==> flow/design.v <==
module ALU(A, B, op, zero, out);
	input signed[31:0] A, B;
	input[2:0] op;
	output zero;
	output[31:0] out;
	assign out = (op==3'b000) ? A + B:
			(op==3'b001) ? A - B:
			(op==3'b010) ? A & B:
			(op==3'b011) ? A | B:
			(op==3'b100) ? A ^ B:
			(op==3'b101) ? ((A < B)? 1 : 0) : 0;
	assign zero = ~|out;
endmodule
module adder32bit(A, B, out);
	input[31:0] A, B;
	output[31:0] out;
	assign out = A + B;
endmodule
module controller(op, func3, func7, regWrite, resultSrc, memWrite, jal, branch, jalr, ALUControl, ALUSrc, immSrc);
	input[6:0] op, func7;
	input[2:0] func3;
	output reg[2:0] ALUControl, immSrc;
	output reg[1:0] resultSrc;
	output reg memWrite, jal, branch, jalr, ALUSrc, regWrite;
	parameter[6:0] RTYPE = 7'b0110011, ITYPE = 7'b0010011, STYPE = 7'b0100011, JTYPE = 7'b1101111,
		 BTYPE = 7'b1100011, UTYPE = 7'b0110111, LWTYPE = 7'b0000011, JALRTYPE = 7'b1100111;
	parameter[9:0] ADD = 10'b0000000000, SUB = 10'b0100000000, AND = 10'b0000000111, OR = 10'b0000000110, SLT = 10'b0000000010;
	parameter[2:0] LW = 3'b010, ADDI = 3'b000, XORI = 3'b100, ORI = 3'b110, SLTI = 3'b010, JALR = 3'b000, 
			SW = 3'b010,
			BEQ = 3'b000, BNE = 3'b001, BLT = 3'b100, BGE = 3'b101; 
	always@(op, func3, func7)
	begin
		{regWrite, resultSrc, memWrite, jal, branch, jalr, ALUControl, ALUSrc, immSrc} = 14'b0;
		case(op)
			RTYPE:
			begin
				{regWrite, resultSrc, memWrite, jal, branch, jalr, ALUSrc} = 8'b1000_0000;
				case({func7, func3})
					ADD: ALUControl = 3'b000;
					SUB: ALUControl = 3'b001;
					AND: ALUControl = 3'b010;
					OR: ALUControl = 3'b011;
					SLT: ALUControl = 3'b101;
				endcase
			end
			ITYPE:
			begin
				{regWrite, resultSrc, memWrite, jal, branch, jalr, ALUSrc, immSrc} = 11'b1000_0001_000;
				case(func3)
					ADDI: ALUControl = 3'b000;
					XORI: ALUControl = 3'b100;
					ORI: ALUControl = 3'b011;
					SLTI: ALUControl = 3'b101;
				endcase
			end
			STYPE: {regWrite, memWrite, jal, branch, jalr, ALUControl, ALUSrc, immSrc} = 12'b0100_0000_1001;
			JTYPE: {regWrite, resultSrc, memWrite, jal, branch, jalr, immSrc} = 10'b1100_1000_10;
			BTYPE: 
			begin
				{regWrite, memWrite, jal, branch, jalr, ALUSrc, immSrc} = 9'b0001_0001_1;
				case(func3)
					BEQ:
					begin
						ALUControl <= 3'b001;
					end
					BNE:
					begin
						ALUControl <= 3'b001;
					end
					BLT:
					begin
						ALUControl <= 3'b101;
					end
					BGE:
					begin
						ALUControl <= 3'b101;
					end
				endcase
			end
			UTYPE: {regWrite, resultSrc, memWrite, jal, branch, jalr, immSrc} = 10'b1110_0001_00;
			LWTYPE: {regWrite, resultSrc, memWrite, jal, branch, jalr, ALUControl, ALUSrc, immSrc} = 14'b1010_0000_0010_00;
			JALRTYPE: {regWrite, resultSrc, memWrite, jal, branch, jalr, ALUControl, ALUSrc, immSrc} = 14'b1100_0010_0010_00;
		endcase
	end
endmodule
module decoder(jalr, jal, branch, zero, LSB, func3, PCSrc);
	input jalr, jal, branch, zero, LSB;
	input[2:0] func3;
	output reg[1:0] PCSrc;
	parameter[2:0] BEQ = 3'b000, BNE = 3'b001, BLT = 3'b100, BGE = 3'b101;
	always@(jalr, jal, branch, zero, LSB, func3)
	begin
		if(jal)
			PCSrc = 2'b01;
		else if(jalr)
			PCSrc = 2'b10;
		else if(branch)
		begin
			case(func3)
				BEQ: PCSrc = zero ? 2'b01 : 2'b00;
				BNE: PCSrc = zero ? 2'b00 : 2'b01;
				BLT: PCSrc = LSB ? 2'b01 : 2'b00;
				BGE: PCSrc = LSB ? 2'b00 : 2'b01;
				default: PCSrc = 2'b00;
			endcase
		end
		else
			PCSrc = 2'b00;
	end
endmodule
module FDReg(clk, en, clr, instRF, PCF, PCPlus4F, instRD, PCD, PCPlus4D);
	input clk, en, clr;
	input[31:0] instRF, PCF, PCPlus4F;
	output reg[31:0] instRD, PCD, PCPlus4D;
	always@(posedge clk)
	begin
		if(clr)
			{instRD, PCD, PCPlus4D} <= 96'b0;
		else if(~en) 
			{instRD, PCD, PCPlus4D} <= {instRF, PCF, PCPlus4F};
		else
			{instRD, PCD, PCPlus4D} <= {instRD, PCD, PCPlus4D};
	end
endmodule
module DEReg(clk, clr, regWriteD, resultSrcD, memWriteD, jalD, branchD, jalrD, ALUControlD, ALUSrcD,func3D ,RD1D, RD2D, PCD, RS1D, RS2D, RDD,
		immExtD, PCPlus4D, regWriteE, resultSrcE, memWriteE, jalE, branchE, jalrE, ALUControlE, ALUSrcE, func3E, RD1E, RD2E, PCE, RS1E,
		RS2E, RDE, immExtE, PCPlus4E);
	input clk, clr;
	input regWriteD;
	input[1:0] resultSrcD;
	input memWriteD, jalD, branchD, jalrD;
	input[2:0] ALUControlD;
	input ALUSrcD;
	input[2:0] func3D;
	input[31:0] RD1D, RD2D, PCD;
	input[4:0] RS1D, RS2D, RDD;
	input[31:0] immExtD, PCPlus4D;
	output reg regWriteE;
	output reg[1:0] resultSrcE;
	output reg memWriteE, jalE, branchE, jalrE;
	output reg[2:0] ALUControlE;
	output reg ALUSrcE;
	output reg[2:0] func3E;
	output reg[31:0] RD1E, RD2E, PCE;
	output reg[4:0] RS1E, RS2E, RDE;
	output reg[31:0] immExtE, PCPlus4E;
	always@(posedge clk)
	begin
		if(clr)
			{regWriteE, resultSrcE, memWriteE, jalE, branchE, jalrE, ALUControlE, ALUSrcE, func3E, RD1E, RD2E, PCE, RS1E, RS2E,
			RDE, immExtE, PCPlus4E} <= 0;
		else
			{regWriteE, resultSrcE, memWriteE, jalE, branchE, jalrE, ALUControlE, ALUSrcE, func3E, RD1E, RD2E, PCE, RS1E, RS2E, RDE,
			immExtE, PCPlus4E} <= {regWriteD, resultSrcD, memWriteD, jalD, branchD, jalrD, ALUControlD, ALUSrcD, func3D, RD1D, RD2D,
			PCD, RS1D, RS2D, RDD, immExtD, PCPlus4D};
	end
endmodule
module EMReg(clk, rst, regWriteE, resultSrcE, memWriteE, ALUResultE, writeDataE, RDE, immExtE, PCPlus4E, regWriteM, resultSrcM, memWriteM,
		ALUResultM, writeDataM, RDM, immExtM, PCPlus4M);
	input clk, rst;
	input regWriteE;
	input[1:0] resultSrcE;
	input memWriteE;
	input[31:0] ALUResultE, writeDataE;
	input[4:0] RDE;
	input[31:0] immExtE, PCPlus4E;
	output reg regWriteM;
	output reg[1:0] resultSrcM;
	output reg memWriteM;
	output reg[31:0] ALUResultM, writeDataM;
	output reg[4:0] RDM;
	output reg[31:0] immExtM, PCPlus4M;
	always@(posedge clk)
	begin
		if(rst)
			{regWriteM, resultSrcM, memWriteM} <= 0;
		else
		{regWriteM, resultSrcM, memWriteM, ALUResultM, writeDataM, RDM, immExtM, PCPlus4M} <= {regWriteE, resultSrcE, memWriteE,
		ALUResultE, writeDataE, RDE, immExtE, PCPlus4E};
	end
endmodule
module MWReg(clk, rst, regWriteM, resultSrcM, ALUResultM, readDataM, RDM, immExtM, PCPlus4M, regWriteW, resultSrcW, ALUResultW, readDataW, RDW,
		immExtW, PCPlus4W);
	input clk, rst;
	input regWriteM;
	input[1:0] resultSrcM;
	input[31:0] ALUResultM, readDataM;
	input[4:0] RDM;
	input[31:0] immExtM, PCPlus4M;
	output reg regWriteW;
	output reg[1:0] resultSrcW;
	output reg[31:0] ALUResultW, readDataW;
	output reg[4:0] RDW;
	output reg[31:0] immExtW, PCPlus4W;
	always@(posedge clk)
	begin
		if(rst)
			{regWriteW, resultSrcW} <= 0;
		else
		{regWriteW, resultSrcW, ALUResultW, readDataW, RDW, immExtW, PCPlus4W} <= {regWriteM, resultSrcM, ALUResultM, readDataM, RDM,
		immExtM, PCPlus4M};
	end
endmodule
module hazardUnit(RS1D, RS2D, RS1E, RS2E, RDE, PCSrcE, resultSrcE, RDM, regWriteM, RDW, regWriteW, resultSrcM, resultSrcW, stallF, stallD, flushD, flushE, forwardAE,
		forwardBE);
	input[4:0] RS1D, RS2D, RS1E, RS2E, RDE;
	input[1:0] PCSrcE, resultSrcE;
	input[4:0] RDM;
	input regWriteM;
	input[4:0] RDW;
	input regWriteW;
	input[1:0] resultSrcM, resultSrcW;
	output reg stallF, stallD, flushD, flushE;
	output reg[1:0] forwardAE, forwardBE;
	reg lwStall;
	always@(RS1D, RS2D, RS1E, RS2E, RDE, PCSrcE, resultSrcE, RDM, regWriteM, RDW, regWriteW, resultSrcM, resultSrcW)
	begin
		{stallF, stallD, flushD, flushE, forwardAE, forwardBE} = 0; 
		if(RS1E == RDM && resultSrcM==2'b11 && RS1E!=0)
			forwardAE = 2'b11;
		else if (((RS1E == RDM) && regWriteM) && RS1E!=0)
			forwardAE = 2'b10;
		else if ((RS1E == RDW && regWriteW && RS1E!=0) || (RS1E == RDW && resultSrcW==2'b11 && RS1E!=0))
			forwardAE = 2'b01;
		else
			forwardAE = 2'b00;
		if(RS2E == RDM && resultSrcM==2'b11 && RS2E!=0)
			forwardBE = 2'b11;
		else if (((RS2E == RDM) && regWriteM) && RS2E!=0)
			forwardBE = 2'b10;
		else if ((RS2E == RDW && regWriteW && RS2E!=0) || (RS2E == RDW && resultSrcW==2'b11 && RS2E!=0))
			forwardBE = 2'b01;
		else
			forwardBE = 2'b00;
		if(((RS1D == RDE) || (RS2D == RDE)) && (resultSrcE == 2'b01))
			lwStall = 1'b1;
		else
			lwStall = 1'b0;
		{stallF, stallD} = {lwStall, lwStall};
		if(PCSrcE != 2'b00)
			flushD = 1'b1;
		else
			flushD = 1'b0;
		if(PCSrcE != 2'b00 || lwStall == 1)
			flushE = 1'b1;
		else
			flushE = 1'b0;
	end
endmodule
module immExtend(in, immSrc, out);
	input[31:7] in;
	input[2:0] immSrc;
	output[31:0] out;
	assign out = (immSrc == 3'b000) ? {{20{in[31]}}, in[31:20]}:
		(immSrc == 3'b001) ? {{20{in[31]}}, in[31:25], in[11:7]}:
		(immSrc == 3'b010) ? {{12{in[31]}}, in[31], in[19:12], in[20], in[30:21], 1'b0}:
		(immSrc == 3'b011) ? {{19{in[31]}}, in[31], in[7], in[30:25], in[11:8], 1'b0}:
		(immSrc == 3'b100) ? {in[31:12], 12'b0}:
		32'b0;
endmodule
module mux2to1(i0, i1, sel, out);
	input[31:0] i0, i1;
	input sel;
	output[31:0] out;
	assign out = (sel==1'b0) ? i0:
			(sel==1'b1) ? i1 : 0;
endmodule
module mux3to1(i0, i1, i2, sel, out);
	input[31:0] i0, i1, i2;
	input[1:0] sel;
	output[31:0] out;
	assign out = (sel==2'b00) ? i0:
			(sel==2'b01) ? i1:
			(sel==2'b10) ? i2: 0;
endmodule
module mux4to1(i0, i1, i2, i3, sel, out);
	input[31:0] i0, i1, i2, i3;
	input[1:0] sel;
	output[31:0] out;
	assign out = (sel==2'b00) ? i0:
			(sel==2'b01) ? i1:
			(sel==2'b10) ? i2:
			(sel==2'b11) ? i3: 0;
endmodule
module reg32bit(in, clk, rst, en, out);
	input[31:0] in;
	input clk, rst, en;
	output reg[31:0] out;
	always@(posedge clk)
	begin
		if(rst)
			out <= 32'b0;
		else if(~en)
			out <= in;
		else
			out <= out;
	end
endmodule
module regFile(A1, A2, A3, WD, regWrite, clk, RD1, RD2);
	input[4:0] A1, A2, A3;
	input[31:0] WD;
	input regWrite, clk;
	output[31:0] RD1, RD2;
	reg[31:0] mem[0:31];
	assign RD1 = (A1 == 5'b0) ? 32'b0 : mem[A1];
	assign RD2 = (A2 == 5'b0) ? 32'b0 : mem[A2];
	always@(negedge clk) 
	begin
		if(regWrite && A3!=32'b0)
			mem[A3] <= WD;
		else
			mem[A3] <= mem[A3];
	end
endmodule
module dataPath(clk, rst, instRF, readDataM, PCFOut, ALUResultMOut, writeDataMOut, memWriteMOut, regWriteD, resultSrcD, memWriteD, jalD, branchD, jalrD, ALUControlD, ALUSrcD, immSrcD, stallF, stallD, flushD, 
		flushE, forwardAE, forwardBE, op, func3, func7, RS1DOut, RS2DOut, RS1EOut, RS2EOut, RDEOut, PCSrcEOut, resultSrcEOut,
		RDMOut, regWriteMOut, RDWOut, regWriteWOut, resultSrcMOut, resultSrcWOut);
	input clk, rst;
	input[31:0] instRF, readDataM;
	output[31:0] PCFOut, ALUResultMOut, writeDataMOut;
	output memWriteMOut;
	input regWriteD;
	input[1:0] resultSrcD;
	input memWriteD, jalD, branchD, jalrD;
	input[2:0] ALUControlD;
	input ALUSrcD;
	input[2:0] immSrcD;
	input stallF, stallD, flushD, flushE;
	input[1:0] forwardAE, forwardBE;
	output[6:0] op;
	output[2:0] func3;
	output[6:0] func7;
	output[4:0] RS1DOut, RS2DOut;
	output[4:0] RS1EOut, RS2EOut, RDEOut;
	output[1:0] PCSrcEOut, resultSrcEOut;
	output[4:0] RDMOut;
	output regWriteMOut;
	output[4:0] RDWOut;
	output regWriteWOut;
	output[1:0] resultSrcMOut, resultSrcWOut;
	wire[31:0] PCFNext, PCF, PCPlus4F;
	wire[31:0] instRD;
	wire[2:0] func3D; 
	wire[31:0] RD1D, RD2D, PCD;
	wire[4:0] RS1D, RS2D, RDD; 
	wire[31:0] immExtD, PCPlus4D;
	wire regWriteE;
	wire[1:0] resultSrcE;
	wire memWriteE, jalE, branchE, jalrE;
	wire[2:0] ALUControlE;
	wire ALUSrcE;
	wire[2:0] func3E;
	wire[31:0] RD1E, RD2E, PCE;
	wire[4:0] RS1E, RS2E, RDE;
	wire[31:0] immExtE, PCPlus4E;
	wire[31:0] srcAE, srcBE, writeDataE, ALUResultE, PCTargetE;
	wire zeroE;
	wire regWriteM;
	wire[1:0] resultSrcM;
	wire memWriteM;
	wire[31:0] ALUResultM, writeDataM;
	wire[4:0] RDM;
	wire[31:0] immExtM, PCPlus4M;
	wire regWriteW;
	wire[1:0] resultSrcW;
	wire[31:0] ALUResultW, readDataW;
	wire[4:0] RDW;
	wire[31:0] immExtW, PCPlus4W, resultW;
	wire[1:0] PCSrcE;
	mux3to1 PCMux(PCPlus4F, PCTargetE, ALUResultE, PCSrcE, PCFNext);
	reg32bit PCReg(PCFNext, clk, rst, stallF, PCF);
	adder32bit addWith4(PCF, 4, PCPlus4F);
	FDReg myFDReg(clk, stallD, flushD | rst, instRF, PCF, PCPlus4F, instRD, PCD, PCPlus4D);
	regFile myRegFile(instRD[19:15], instRD[24:20], RDW, resultW, regWriteW, clk, RD1D, RD2D);
	immExtend myImmExt(instRD[31:7], immSrcD, immExtD);
	DEReg myDEReg(clk, flushE | rst, regWriteD, resultSrcD, memWriteD, jalD, branchD, jalrD, ALUControlD, ALUSrcD, func3D, RD1D, RD2D, PCD, RS1D,
			RS2D, RDD, immExtD, PCPlus4D, regWriteE, resultSrcE, memWriteE, jalE, branchE, jalrE, ALUControlE, ALUSrcE, func3E,
			RD1E, RD2E, PCE, RS1E, RS2E, RDE, immExtE, PCPlus4E);
	mux4to1 forwardAMux(RD1E, resultW, ALUResultM, immExtM, forwardAE, srcAE);
	mux4to1 forwardBMux(RD2E, resultW, ALUResultM, immExtM,forwardBE, writeDataE);
	mux2to1 srcBEMux(writeDataE, immExtE, ALUSrcE, srcBE);
	adder32bit addWithImm(PCE, immExtE, PCTargetE);
	ALU myALU(srcAE, srcBE, ALUControlE, zeroE, ALUResultE);
	EMReg myEMReg(clk, rst, regWriteE, resultSrcE, memWriteE, ALUResultE, writeDataE, RDE, immExtE, PCPlus4E, regWriteM, resultSrcM, memWriteM,
		ALUResultM, writeDataM, RDM, immExtM, PCPlus4M);
	MWReg myMWReg(clk, rst, regWriteM, resultSrcM, ALUResultM, readDataM, RDM, immExtM, PCPlus4M, regWriteW, resultSrcW, ALUResultW, readDataW,
			RDW, immExtW, PCPlus4W);
	mux4to1 resultMux(ALUResultW, readDataW, PCPlus4W, immExtW, resultSrcW, resultW);
	decoder DCD(jalrE, jalE, branchE, zeroE, ALUResultE[0], func3E, PCSrcE);
	assign func3D = instRD[14:12];
	assign RS1D = instRD[19:15];
	assign RS2D = instRD[24:20];
	assign RDD = instRD[11:7];
	assign op = instRD[6:0];
	assign func3 = instRD[14:12];
	assign func7 = instRD[31:25];
	assign PCFOut = PCF;
	assign ALUResultMOut = ALUResultM;
	assign writeDataMOut = writeDataM;
	assign memWriteMOut = memWriteM;
	assign RS1DOut = RS1D;
	assign RS2DOut = RS2D;
	assign RS1EOut = RS1E;
	assign RS2EOut = RS2E;
	assign RDEOut = RDE;
	assign PCSrcEOut = PCSrcE;
	assign resultSrcEOut = resultSrcE;
	assign RDMOut = RDM;
	assign regWriteMOut = regWriteM;
	assign RDWOut = RDW;
	assign regWriteWOut = regWriteW;
	assign resultSrcMOut = resultSrcM;
	assign resultSrcWOut = resultSrcW;
endmodule
module CPU(clk, rst, imem_addr, imem_rdata, dmem_addr, dmem_wdata, dmem_we, dmem_rdata);
	input clk, rst;
	output[31:0] imem_addr;
	input[31:0] imem_rdata;
	output[31:0] dmem_addr, dmem_wdata;
	output dmem_we;
	input[31:0] dmem_rdata;
	wire[4:0] RS1D, RS2D, RS1E, RS2E, RDE;
	wire[1:0] PCSrcE, resultSrcE;
	wire[4:0] RDM;
	wire regWriteM;
	wire[4:0] RDW;
	wire regWriteW, stallF, stallD, flushD, flushE;
	wire[1:0] forwardAE, forwardBE;
	wire[1:0] resultSrcM, resultSrcW;
	wire[6:0] op;
	wire[2:0] func3;
	wire[6:0] func7;
	wire regWrite;
	wire[1:0] resultSrc;
	wire memWrite, jal, branch, jalr;
	wire[2:0] ALUControl;
	wire ALUSrc;
	wire[2:0] immSrc;
	hazardUnit HU(RS1D, RS2D, RS1E, RS2E, RDE, PCSrcE, resultSrcE, RDM, regWriteM, RDW, regWriteW, resultSrcM, resultSrcW, stallF,
			stallD, flushD, flushE, forwardAE, forwardBE);
	dataPath DP(clk, rst, imem_rdata, dmem_rdata, imem_addr, dmem_addr, dmem_wdata, dmem_we, regWrite, resultSrc, memWrite, jal, branch, jalr, ALUControl, ALUSrc, immSrc, stallF, stallD, flushD, 
		flushE, forwardAE, forwardBE, op, func3, func7, RS1D, RS2D, RS1E, RS2E, RDE, PCSrcE, resultSrcE,
		RDM, regWriteM, RDW, regWriteW, resultSrcM, resultSrcW);
	controller CU(op, func3, func7, regWrite, resultSrc, memWrite, jal, branch, jalr, ALUControl, ALUSrc, immSrc);
endmodule
**Tool chain data of CPU**

What the tools print for CPU, step after step.
Lines are those of the file above, counted from 1.
Cell names lack the library's common part.
The mark n/a stands for no value.

- Design top: CPU
- Clock port: clk
- Cell library: sky130hd
- Timing corner: tt_025C_1v80

**After elaboration**

Counts by Yosys on the flattened word-level netlist (proc, flatten, opt, wreduce; memories kept). Print and check cells are left out. Cells with the same type and inputs are merged into one.
Yosys's memory passes give these memory sizes; they may raise the number of words (mostly to a power of two), join words into wider ones and drop unused or constant bits.

- Register bits after elaboration: 526
- Bits in writable memories: 1024
- Word width x clocked read ports: 64
- Memories kept: 1
- Bits of input ports: 66
- Output and inout bits: 97

- $add $sub $neg: 4
- $lt $le $gt $ge: 1
- Eq/ne operators: 49
- Muxes and demuxes: 62
- Bitwise logic cells: 6
- Reductions and logical operators: 45

Memory list:

| memory | words | width | read ports | wr ports | RTL line | source |
|---|---|---|---|---|---|---|
| DP.myRegFile.mem | 32 | 32 | 2 | 1 | 304 | `reg[31:0] mem[0:31];` |

Operators with widths:

| kind | number |
|---|---|
| two-way mux 32 bit | 29 |
| adder 32 bit | 2 |
| adder 32 x 3 -> 32 bit with constant B | 1 |
| subtractor 32 bit | 1 |
| < comparator 32 bit | 1 |
| AND 32 bit | 1 |
| bitwise OR 32 bit | 1 |
| bitwise XOR 32 bit | 1 |
| OR reduction 32 bit | 1 |
| == test 5 bit | 6 |
| == test 3 bit with constant B | 8 |
| parallel mux 3 bit (select 4 bit) | 2 |
| == test 7 x 6 -> 1 bit with constant B | 3 |
| == test 7 bit with constant B | 3 |
| == test 10 x 3 -> 1 bit with constant B | 2 |
| two-way mux 1 bit | 19 |
| logical AND 1 bit | 18 |
| parallel mux 3 bit (select 3 bit) | 2 |
| == test 2 bit with constant B | 8 |
| == test 3 x 2 -> 1 bit with constant B | 5 |
| nonzero test 5 bit | 3 |
| two-way mux 2 bit | 7 |
| == test 3 x 1 -> 1 bit with constant B | 4 |
| logical NOT 3 bit | 4 |
| == test 10 x 2 -> 1 bit with constant B | 1 |
| == test 10 x 9 -> 1 bit with constant B | 1 |
| == test 2 x 1 -> 1 bit with constant B | 5 |
| OR reduction 2 bit | 5 |

Not listed: further kinds 14, cells in them 23.

**Logic depth**

Longest topological path by Yosys (ltp), each cell counted once; first at word level (registers and memories cut), then after technology mapping (sequential cells cut; the memories' decode and read muxes count).

- Depth in word-level cells: 32
- ABC_AREA: 0
- Gate-level depth with buffers: 32

**Synthesis result**

Source: synth_stat.txt of the flow (Yosys; design flattened, memories mapped). It holds for the ABC_AREA given above (unset counts as 0); a run with the other value may have another netlist.
The area totals of this step are shown rounded.

- Standard cells after synthesis: 4971
- Cell area after synthesis: 0.076 mm^2
- Mapped flip-flops: 1610
- Buffers: 352

Cells by type:

| cell | number | area in all (um^2) |
|---|---|---|
| edfxtp_1 | 1290 | 3.87E+04 |
| mux4_2 | 673 | 1.52E+04 |
| dfxtp_1 | 320 | 6.41E+03 |
| ha_1 | 128 | 1.6E+03 |
| nand2_1 | 349 | 1.31E+03 |
| nor2_1 | 322 | 1.21E+03 |
| a21oi_1 | 216 | 1.08E+03 |
| clkbuf_1 | 262 | 983.443 |
| mux2i_1 | 86 | 860.826 |
| o21ai_0 | 119 | 595.571 |
| xnor2_1 | 67 | 586.813 |
| and2_1 | 92 | 575.552 |
| inv_1 | 150 | 563.04 |
| a211oi_1 | 53 | 397.882 |
| o21a_1 | 46 | 345.331 |
| nand3_1 | 65 | 325.312 |
| xor2_1 | 37 | 324.061 |
| a222oi_1 | 32 | 320.307 |

Other cell types: 74; their cells: 664.
The figures by module come from a second, unflattened synthesis with its own total; it is not the netlist above.

- Cells (unflattened synthesis): 5143
- Area (unflattened synthesis): 0.0797 mm^2

Each row is one instance without its submodules.

Modules:

| module | times used | cells | area (mm^2) |
|---|---|---|---|
| regFile | 1 | 2289 | 0.0471 |
| ALU | 1 | 876 | 0.00571 |
| DEReg | 1 | 399 | 0.00565 |
| EMReg | 1 | 142 | 0.0041 |
| MWReg | 1 | 140 | 0.00408 |
| adder32bit | 2 | 232 | 0.00172 |
| FDReg | 1 | 310 | 0.00343 |
| mux4to1 | 3 | 39 | 0.000815 |
| reg32bit | 1 | 103 | 0.00116 |
| mux3to1 | 1 | 77 | 0.000787 |
| mux2to1 | 1 | 36 | 0.000544 |
| hazardUnit | 1 | 67 | 0.0005 |
| immExtend | 1 | 67 | 0.000412 |
| controller | 1 | 47 | 0.000334 |

Further modules, not shown: 3.

==> results <==
Record of 3 stored runs of the RTL-to-layout flow on CPU, platform sky130hd. The runs are unordered. Constraints: input delay and output delay 20% of the set period each, output load 0.01 pF.
"clock period reached" is the run's clock period less its worst setup slack. It is reckoned from that one timing run; input and output delays stay at 20% of the period that was set.
By "time of the worst setup path" is meant the share of the clock period that the worst setup path is allowed (20% is reserved at inputs, 20% at outputs), minus its slack. Clock arrival times at its registers enter into it.
"total power after layout" is the tool's figure for a default switching activity; nothing was simulated.
"time of the worst setup path" is given in steps of 10 ps.
The measured numbers are rounded.

### Entry A

Settings: `CAP_MARGIN=40`, `CELL_PAD_IN_SITES_DETAIL_PLACEMENT=2`, `CELL_PAD_IN_SITES_GLOBAL_PLACEMENT=2`, `CORE_UTILIZATION=43`, `CTS_CLUSTER_DIAMETER=213`, `CTS_CLUSTER_SIZE=25`, `GPL_ROUTABILITY_DRIVEN=0`, `GPL_TIMING_DRIVEN=0`, `MAX_ROUTING_LAYER=met4`, `MIN_ROUTING_LAYER=met2`, `PLACE_DENSITY_LB_ADDON=0.03`, `SETUP_SLACK_MARGIN=0.65`, `SLEW_MARGIN=35`, `TNS_END_PERCENT=15`, `period_ns=7.93`, `CORE_MARGIN=2`

Did not finish, routing stopped with GRT-0116.

### Entry B

Settings: `ABC_AREA=1`, `PLACE_DENSITY_LB_ADDON=0.12`, `period_ns=10.0`, `CAP_MARGIN=20`, `CORE_MARGIN=2`, `CORE_UTILIZATION=40`, `SLEW_MARGIN=20`

- Worst setup slack after layout: 1360 ps
- Standard-cell area after layout: 0.0954 mm^2
- Worst hold slack after layout: 394 ps
- Clock period reached: 8640 ps
- Total negative slack on setup checks: 0 ps
- Total power after layout: 18.3 mW
- Time of the worst setup path: 8640 ps
- Class of the worst setup path: reg2reg
- Area of the die: 0.206 mm^2
- Chip area in the Yosys report: 0.0809 mm^2
- Post-route utilization: 0.474

### Entry C

Settings: `CAP_MARGIN=35`, `CELL_PAD_IN_SITES_DETAIL_PLACEMENT=0`, `CELL_PAD_IN_SITES_GLOBAL_PLACEMENT=2`, `CORE_MARGIN=7`, `CORE_UTILIZATION=23`, `TNS_END_PERCENT=60`, `period_ns=8.76`, `SLEW_MARGIN=20`

- Worst setup slack after layout: 331 ps
- Standard-cell area after layout: 0.0943 mm^2
- Worst hold slack after layout: 400 ps
- Clock period reached: 8429 ps
- Total negative slack on setup checks: 0 ps
- Total power after layout: 20.6 mW
- Time of the worst setup path: 8430 ps
- Class of the worst setup path: reg2reg
- Area of the die: 0.347 mm^2
- Chip area in the Yosys report: 0.076 mm^2
- Post-route utilization: 0.287
